==> flow/design.v <==
module decoder(
input [1:0]alu_fn,
output reg arith_enable,cmp_enable,logic_enable,shift_enable
);
always @(*) begin
        arith_enable=0;
        logic_enable=0;
        cmp_enable=0;
        shift_enable=0;
    case (alu_fn)
       2'b00: arith_enable=1;
       2'b01: logic_enable=1;
       2'b10: cmp_enable=1;
       2'b11: shift_enable=1;
    endcase
end
endmodule
module arith_unit#(parameter in_data_width=16,out_data_width=32)(
input signed [in_data_width-1:0]A,B,
input clk,rst,arith_enable,
input [1:0]alu_fn,
output  carry_out,
output reg arith_flag,
output reg signed[out_data_width-1:0]arith_out
);
assign carry_out=arith_out[in_data_width];
always @(posedge clk , negedge rst) begin
    if(!rst)begin
        arith_flag<=0;
        arith_out<=0;
    end
    else if(arith_enable) begin
        arith_flag<=1;
    case (alu_fn)
        2'b00: arith_out<=A + B;
        2'b01: arith_out<=A - B;
        2'b10: arith_out<=A * B;
        2'b11: arith_out<=(B == 0) ? 0 : A / B;
    endcase
    end
    else begin
        arith_flag<=0;
        arith_out<=0;
    end
end
endmodule
module logic_unit#(parameter in_data_width=16,out_data_width=16)(
input signed[in_data_width-1:0]  A,B,
input clk,rst,logic_enable,
input [1:0]alu_fn,
output reg logic_flag,
output reg [out_data_width-1:0]logic_out
);
reg logic_flag_next;
reg [out_data_width-1:0]logic_out_next;
always @(posedge clk , negedge rst) begin
    if(!rst)begin
        logic_out<=0;
        logic_flag<=0;
    end
    else begin
        logic_out<=logic_out_next;
        logic_flag<=logic_flag_next;
    end    
end
always @(*) begin
    if(logic_enable) begin
        logic_flag_next=1;
    case (alu_fn)
        2'b00: logic_out_next= A & B;
        2'b01: logic_out_next= A | B;
        2'b10: logic_out_next=~(A & B);
        2'b11: logic_out_next=~(A | B);
    endcase
    end
    else begin
        logic_flag_next=0;
        logic_out_next=0;
    end
end
endmodule
module cmp_unit#(parameter in_data_width=16,out_data_width=16)(
input [in_data_width-1:0]A,B,
input clk,rst,cmp_enable,
input [1:0]alu_fn,
output reg cmp_flag,
output reg [out_data_width-1:0]cmp_out
);
always @(posedge clk , negedge rst) begin
    if(!rst)begin
        cmp_out<=0;
        cmp_flag<=0;
    end
    else if(cmp_enable) begin
        cmp_flag<=1;
    case (alu_fn)
        2'b00: cmp_out<=0;
        2'b01: cmp_out<=(A==B)?1:0;
        2'b10: cmp_out<=(A>B)?2:0;
        2'b11: cmp_out<=(A<B)?3:0;
    endcase
    end
    else begin
        cmp_out<=0;
        cmp_flag<=0;
    end
end
endmodule
module shift_unit#(parameter in_data_width=16,out_data_width=16)(
input [in_data_width-1:0]A,B,
input clk,rst,shift_enable,
input [1:0]alu_fn,
output reg shift_flag,
output reg [out_data_width-1:0]shift_out
);
always @(posedge clk , negedge rst) begin
    if(!rst)begin
        shift_flag<=0;
        shift_out<=0;
    end
    else if(shift_enable) begin
        shift_flag<=1;
    case (alu_fn)
        2'b00: shift_out<=A>>1;
        2'b01: shift_out<=A<<1;
        2'b10: shift_out<=B>>1;
        2'b11: shift_out<=B<<1;
    endcase
    end
    else begin
        shift_flag<=0;
        shift_out<=0;
    end
end
endmodule
module parameterized_signed_alu #(parameter in_data_width=16,out_data_width=16,arith_out_data_width=32)(
input signed [in_data_width-1:0]A,B,
input clk,rst,
input [3:0]alu_fn,
output shift_flag,arith_flag,logic_flag,cmp_flag,carry_out,
output [out_data_width-1:0]shift_out,logic_out,cmp_out,
output signed[arith_out_data_width-1:0] arith_out
);
wire arith_enable,shift_enable,logic_enable,cmp_enable;
arith_unit dut0(
.A(A),
.B(B),
.clk(clk),
.rst(rst),
.arith_enable(arith_enable),
.alu_fn(alu_fn[1:0]),
.carry_out(carry_out),
.arith_flag(arith_flag),
.arith_out(arith_out)
);
logic_unit dut1(
.A(A),
.B(B),
.clk(clk),
.rst(rst),
.logic_enable(logic_enable),
.alu_fn(alu_fn[1:0]),
.logic_flag(logic_flag),
.logic_out(logic_out)
);
cmp_unit   dut2(
.A(A),
.B(B),
.clk(clk),
.rst(rst),
.cmp_enable(cmp_enable),
.alu_fn(alu_fn[1:0]),
.cmp_flag(cmp_flag),
.cmp_out(cmp_out)
);
shift_unit dut3(
.A(A),
.B(B),
.clk(clk),
.rst(rst),
.shift_enable(shift_enable),
.alu_fn(alu_fn[1:0]),
.shift_flag(shift_flag),
.shift_out(shift_out)
);
decoder dut4(
.alu_fn(alu_fn[3:2]),
.arith_enable(arith_enable),
.cmp_enable(cmp_enable),
.logic_enable(logic_enable),
.shift_enable(shift_enable)
);
endmodule
From RTL to reports: parameterized_signed_alu --
Tool output for the design above, in the order of the flow. Lines are those of the file above, counted from 1. Operators: Yosys type, input widths -> output width; for muxes data width and select width s. The mark n/a stands for no value.
Design: top parameterized_signed_alu, clock input clk, standard-cell library sky130hd, corner tt_025C_1v80

Word-level counts --
Counts by Yosys on the flattened word-level netlist (proc, flatten, opt, wreduce; memories kept). Register bits leave out memories and registers merged into their read ports (data or address); mux counts leave out enables and synchronous resets folded into registers. Print and check cells are left out. Cells with the same type and inputs are merged into one.
Operators by class: add/subtract/negate cells 2, $mul 1, divide/modulo/power cells 1, order comparisons 2, equal/unequal tests 7, shift-type cells 0, multiplexer cells 20, bitwise gates (word level) 4, reduce/logical cells 7
Operator list (number):
- $div 16x16->32 | 1
- $mul 16x16->32 | 1
- $pmux 16 s4 | 3
- $pmux 32 s4 | 1
- $mux 32 | 2
- $mux 16 | 3
- $not 16->16 | 2
- $add 16x16->17 | 1
- $sub 16x16->17 | 1
- $gt 16x16->1 | 1
- $lt 16x16->1 | 1
- $eq 16x16->1 | 1
- $and 16x16->16 | 1
- $or 16x16->16 | 1
- $logic_not 16->1 | 1
- $reduce_or 3->1 | 4
- $eq 2x2->1 const B | 4
- $pmux 1 s2 | 4
- $mux 1 | 5
- $eq 2x1->1 const B | 2
- $logic_not 2->1 | 2
- $mux 2 | 2
Storage and ports: register bits after elaboration 84, latch bits 0, memory bits (writable) 0, ROM bits 0, clocked read ports x word width 0, memories kept 0, input port bits 38

Logic depth --
Yosys ltp: most cells in a row. Word level: on the elaborated netlist, between registers, memories and ports. Mapped: between sequential cells and ports; inverters and the memories' decode and read muxes count.
Depth: word-level depth 4, ABC_AREA 0, depth in mapped cells 368, depth with buffers taken out 331

Mapped cells and area --
The flow's flattened synthesis, as Yosys stat reports it; memories are mapped. The netlist is that of the ABC_AREA named above (0 if unset); the other value can give another one.
Synthesis totals: standard cells after synthesis 5857, mapped area 43364.1 µm², sequential area 1751.7 µm², flip-flop cells 70, buffer cells 224
Cell types:
- sky130_fd_sc_hd__ha_1 | number 662, total area 8.28E+03 µm²
- sky130_fd_sc_hd__fa_1 | number 264, total area 5.29E+03 µm²
- sky130_fd_sc_hd__xnor2_1 | number 296, total area 2.59E+03 µm²
- sky130_fd_sc_hd__nand2_1 | number 610, total area 2.29E+03 µm²
- sky130_fd_sc_hd__nor2_1 | number 597, total area 2.24E+03 µm²
- sky130_fd_sc_hd__a21oi_1 | number 402, total area 2011.93 µm²
- sky130_fd_sc_hd__inv_1 | number 480, total area 1.8E+03 µm²
- sky130_fd_sc_hd__dfrtp_1 | number 70, total area 1751.68 µm²
- sky130_fd_sc_hd__o21ai_0 | number 280, total area 1.4E+03 µm²
- sky130_fd_sc_hd__a21o_1 | number 163, total area 1.22E+03 µm²
- sky130_fd_sc_hd__xor2_1 | number 133, total area 1.16E+03 µm²
- sky130_fd_sc_hd__o21a_1 | number 135, total area 1.01E+03 µm²
- sky130_fd_sc_hd__mux2_2 | number 74, total area 833.299 µm²
- sky130_fd_sc_hd__nor3_1 | number 151, total area 755.725 µm²
- sky130_fd_sc_hd__clkbuf_1 | number 167, total area 626.851 µm²
- sky130_fd_sc_hd__nand3_1 | number 120, total area 600.576 µm²
- sky130_fd_sc_hd__nor2b_1 | number 79, total area 494.224 µm²
- sky130_fd_sc_hd__or3_1 | number 71, total area 444.176 µm²
Not listed: further types 89, cells in them 1103. By module: a second synthesis without flattening, with its own total; a netlist apart from the flattened one above.
Unflattened totals: cells (unflattened synthesis) 5976, area total of the unflattened synthesis 44282.5 µm²
Rows give one instance, submodules left out.
Modules:
- arith_unit | times used 1, cells 5776, area 42072.9 µm², sequential area 825.8 µm²
- logic_unit | times used 1, cells 56, area 807.0 µm², sequential area 425.4 µm²
- shift_unit | times used 1, cells 55, area 732.0 µm², sequential area 425.4 µm²
- cmp_unit | times used 1, cells 85, area 644.4 µm², sequential area 75.1 µm²
- decoder | times used 1, cells 4, area 26.3 µm², sequential area 0.0 µm²
- parameterized_signed_alu | times used 1, cells 0, area 0.0 µm², sequential area 0.0 µm²

Timing after synthesis --
Path of least setup slack by OpenSTA after synthesis, without wires, with an ideal clock, recovery checks aside; 20% of the period is set as input and as output delay. Where synthesis merged equal registers, the netlist keeps one of their names.
Timing path after synthesis: path kind input -> register, start point input B[0], end point register dut0.arith_out[28], period 85.0 ns, external input delay 17.000 ns, library setup time 0.132 ns, data arrival time 89.477 ns, data required time 84.868 ns, path slack -4.608 ns, path delay 72.609 ns, driving pins on the path 330, synthesis period reached 89.608 ns
"path delay" = arrival - input delay + setup time. "driving pins on the path": output pins that drive a net of the path, with the launching flip-flop's if there is one; two outputs of one cell count as two. "synthesis period reached" is the clock period less the worst setup slack; recovery checks do not enter. This is arithmetic on one report: input and output delays are still those of the set period (20% each). The rows between start and end are the longest chain of elaborated cells between them; the timing report does not say that the signal goes this way. Where chains are equally long, one stands for them. Each line given opens the expression or statement behind the cell; cells for indexed reads and writes are added by Yosys, which also makes memories of some case tables. A register here has more assigning lines than the two given.
On the way, after synthesis: path through sky130_fd_sc_hd__inv_1 sky130_fd_sc_hd__buf_1 sky130_fd_sc_hd__ha_1 sky130_fd_sc_hd__or4b_2 sky130_fd_sc_hd__a2111oi_0 sky130_fd_sc_hd__o211ai_1 sky130_fd_sc_hd__nand2_1 sky130_fd_sc_hd__nand2_1 sky130_fd_sc_hd__nor3_1 sky130_fd_sc_hd__nand3_1 sky130_fd_sc_hd__nor2_1 sky130_fd_sc_hd__o21ai_0 sky130_fd_sc_hd__nor2_1 sky130_fd_sc_hd__ha_1 sky130_fd_sc_hd__o21a_1 sky130_fd_sc_hd__o21ai_0 sky130_fd_sc_hd__nor2b_1 sky130_fd_sc_hd__or3_1 [... 294 more ...] sky130_fd_sc_hd__nor2_1 sky130_fd_sc_hd__a21oi_1 sky130_fd_sc_hd__ha_1 sky130_fd_sc_hd__a21boi_0 sky130_fd_sc_hd__o21a_1 sky130_fd_sc_hd__o21a_1 sky130_fd_sc_hd__o21a_1 sky130_fd_sc_hd__o21ai_0 sky130_fd_sc_hd__a211o_1 sky130_fd_sc_hd__o21ai_0 sky130_fd_sc_hd__a211oi_1 sky130_fd_sc_hd__ha_1 sky130_fd_sc_hd__and2_1 sky130_fd_sc_hd__nand4_1 sky130_fd_sc_hd__o41ai_1 sky130_fd_sc_hd__xor2_1 sky130_fd_sc_hd__a221oi_1 sky130_fd_sc_hd__nor2_1, length of the longest elaborated chain 4
RTL lines, path after synthesis:
- start: declaration | RTL line 137 | input signed [in_data_width-1:0]A,B,
- $div 16x16->32 | RTL line 38 | 2'b11: arith_out<=(B == 0) ? 0 : A / B;
- $mux 32 | RTL line 38
- $pmux 32 s4 | RTL line 34 | case (alu_fn)
- $mux 32 | RTL line 32 | else if(arith_enable) begin
- end: assignment | RTL line 35 | 2'b00: arith_out<=A + B;
- end: assignment | RTL line 36 | 2'b01: arith_out<=A - B;
- end: declaration | RTL line 24 | output reg signed[out_data_width-1:0]arith_out

Timing after layout --
Path of least setup slack in the final report of run 1 (OpenROAD, finished layout, wires in). Where an end is a register, its clock arrival counts in the times.
Timing path after layout: path kind input -> register, start point input B[0], end point register dut0.arith_out[25], period 83.2 ns, external input delay 16.64 ns, library setup time 0.11 ns, data arrival time 78.40 ns, data required time 83.46 ns, path slack 5.06 ns, driving pins on the path 316
The rows between start and end are the longest chain of elaborated cells between them; the timing report does not say that the signal goes this way. Where chains are equally long, one stands for them. A register here has more assigning lines than the two given.
On the way, after layout: path through sky130_fd_sc_hd__buf_4 sky130_fd_sc_hd__clkinvlp_4 sky130_fd_sc_hd__ha_4 sky130_fd_sc_hd__or4b_4 sky130_fd_sc_hd__nor4_2 sky130_fd_sc_hd__o21ai_2 sky130_fd_sc_hd__nand2_2 sky130_fd_sc_hd__nand2_2 sky130_fd_sc_hd__nor3_4 sky130_fd_sc_hd__nand3_2 sky130_fd_sc_hd__nor2_4 sky130_fd_sc_hd__o21ai_2 sky130_fd_sc_hd__nor2_1 sky130_fd_sc_hd__ha_1 sky130_fd_sc_hd__o21a_1 sky130_fd_sc_hd__o21ai_2 sky130_fd_sc_hd__nor2b_4 sky130_fd_sc_hd__or3_4 [... 280 more ...] sky130_fd_sc_hd__buf_12 sky130_fd_sc_hd__mux2_2 sky130_fd_sc_hd__nand3_1 sky130_fd_sc_hd__ha_4 sky130_fd_sc_hd__a21o_1 sky130_fd_sc_hd__a21o_1 sky130_fd_sc_hd__a21oi_1 sky130_fd_sc_hd__o211ai_1 sky130_fd_sc_hd__a211oi_2 sky130_fd_sc_hd__buf_4 sky130_fd_sc_hd__o2111a_2 sky130_fd_sc_hd__and2_4 sky130_fd_sc_hd__nand4_1 sky130_fd_sc_hd__buf_6 sky130_fd_sc_hd__o21ai_1 sky130_fd_sc_hd__xor2_1 sky130_fd_sc_hd__a221oi_1 sky130_fd_sc_hd__nor2_1, length of the longest elaborated chain 4
RTL lines, path after layout:
- start: declaration | RTL line 137 | input signed [in_data_width-1:0]A,B,
- $div 16x16->32 | RTL line 38 | 2'b11: arith_out<=(B == 0) ? 0 : A / B;
- $mux 32 | RTL line 38
- $pmux 32 s4 | RTL line 34 | case (alu_fn)
- $mux 32 | RTL line 32 | else if(arith_enable) begin
- end: assignment | RTL line 35 | 2'b00: arith_out<=A + B;
- end: assignment | RTL line 36 | 2'b01: arith_out<=A - B;
- end: declaration | RTL line 24 | output reg signed[out_data_width-1:0]arith_out

==> results <==
Settings and measured results of 4 stored flow runs for module parameterized_signed_alu (sky130hd), not sorted in any way. The constraints put input and output delay at 20% of the set period each and load the outputs with 0.01 pF.
"reached clock period" = clock period - worst setup slack. The figure is calculated, with input and output delays left at 20% of the set period.
"time on the worst setup path" is the time allowed to the run's worst setup path (the clock period less input and output delay, where it has them) less its slack. Clock arrival times count: a late capture clock shortens it, a late launch clock lengthens it.

* Run 1 | settings: SETUP_SLACK_MARGIN 5.0; period_ns 83.2; CAP_MARGIN 20; CORE_MARGIN 2; CORE_UTILIZATION 40; SLEW_MARGIN 20 | results: standard-cell area after routing 56,850.8 µm²; area of the die 111,059.0 µm²; time on the worst setup path 61.50 ns; type of the worst setup path input -> register; chip area in the Yosys report 43,364.1 µm²; worst setup slack after layout 5.058 ns; setup total negative slack 0.000 ns; reached clock period 78.142 ns
* Run 2 | settings: CELL_PAD_IN_SITES_GLOBAL_PLACEMENT 3; CTS_CLUSTER_SIZE 49; GPL_ROUTABILITY_DRIVEN 0; HOLD_SLACK_MARGIN 0.05; period_ns 85.0; CAP_MARGIN 20; CORE_MARGIN 2; CORE_UTILIZATION 40; SLEW_MARGIN 20 | results: standard-cell area after routing 53,576.4 µm²; area of the die 111,059.0 µm²; time on the worst setup path 65.05 ns; type of the worst setup path input -> register; chip area in the Yosys report 43,364.1 µm²; worst setup slack after layout 2.948 ns; setup total negative slack 0.000 ns; reached clock period 82.052 ns
* Run 3 | settings: ABC_AREA 0; CAP_MARGIN 35; CELL_PAD_IN_SITES_DETAIL_PLACEMENT 0; CORE_UTILIZATION 23; CTS_CLUSTER_DIAMETER 164; MAX_ROUTING_LAYER met4; SLEW_MARGIN 40; period_ns 104.0; CORE_MARGIN 2 | results: standard-cell area after routing 49,580.1 µm²; area of the die 192,028.0 µm²; time on the worst setup path 78.22 ns; type of the worst setup path input -> register; chip area in the Yosys report 43,364.1 µm²; worst setup slack after layout 4.976 ns; setup total negative slack 0.000 ns; reached clock period 99.024 ns
* Run 4 | settings: CELL_PAD_IN_SITES_GLOBAL_PLACEMENT 3; CORE_MARGIN 8; CTS_CLUSTER_SIZE 49; GPL_ROUTABILITY_DRIVEN 0; HOLD_SLACK_MARGIN 0.05; period_ns 85.0; CAP_MARGIN 20; CORE_UTILIZATION 40; SLEW_MARGIN 20 | results: standard-cell area after routing 55,249.2 µm²; area of the die 119,201.0 µm²; time on the worst setup path 65.17 ns; type of the worst setup path input -> register; chip area in the Yosys report 43,364.1 µm²; worst setup slack after layout 2.826 ns; setup total negative slack 0.000 ns; reached clock period 82.174 ns
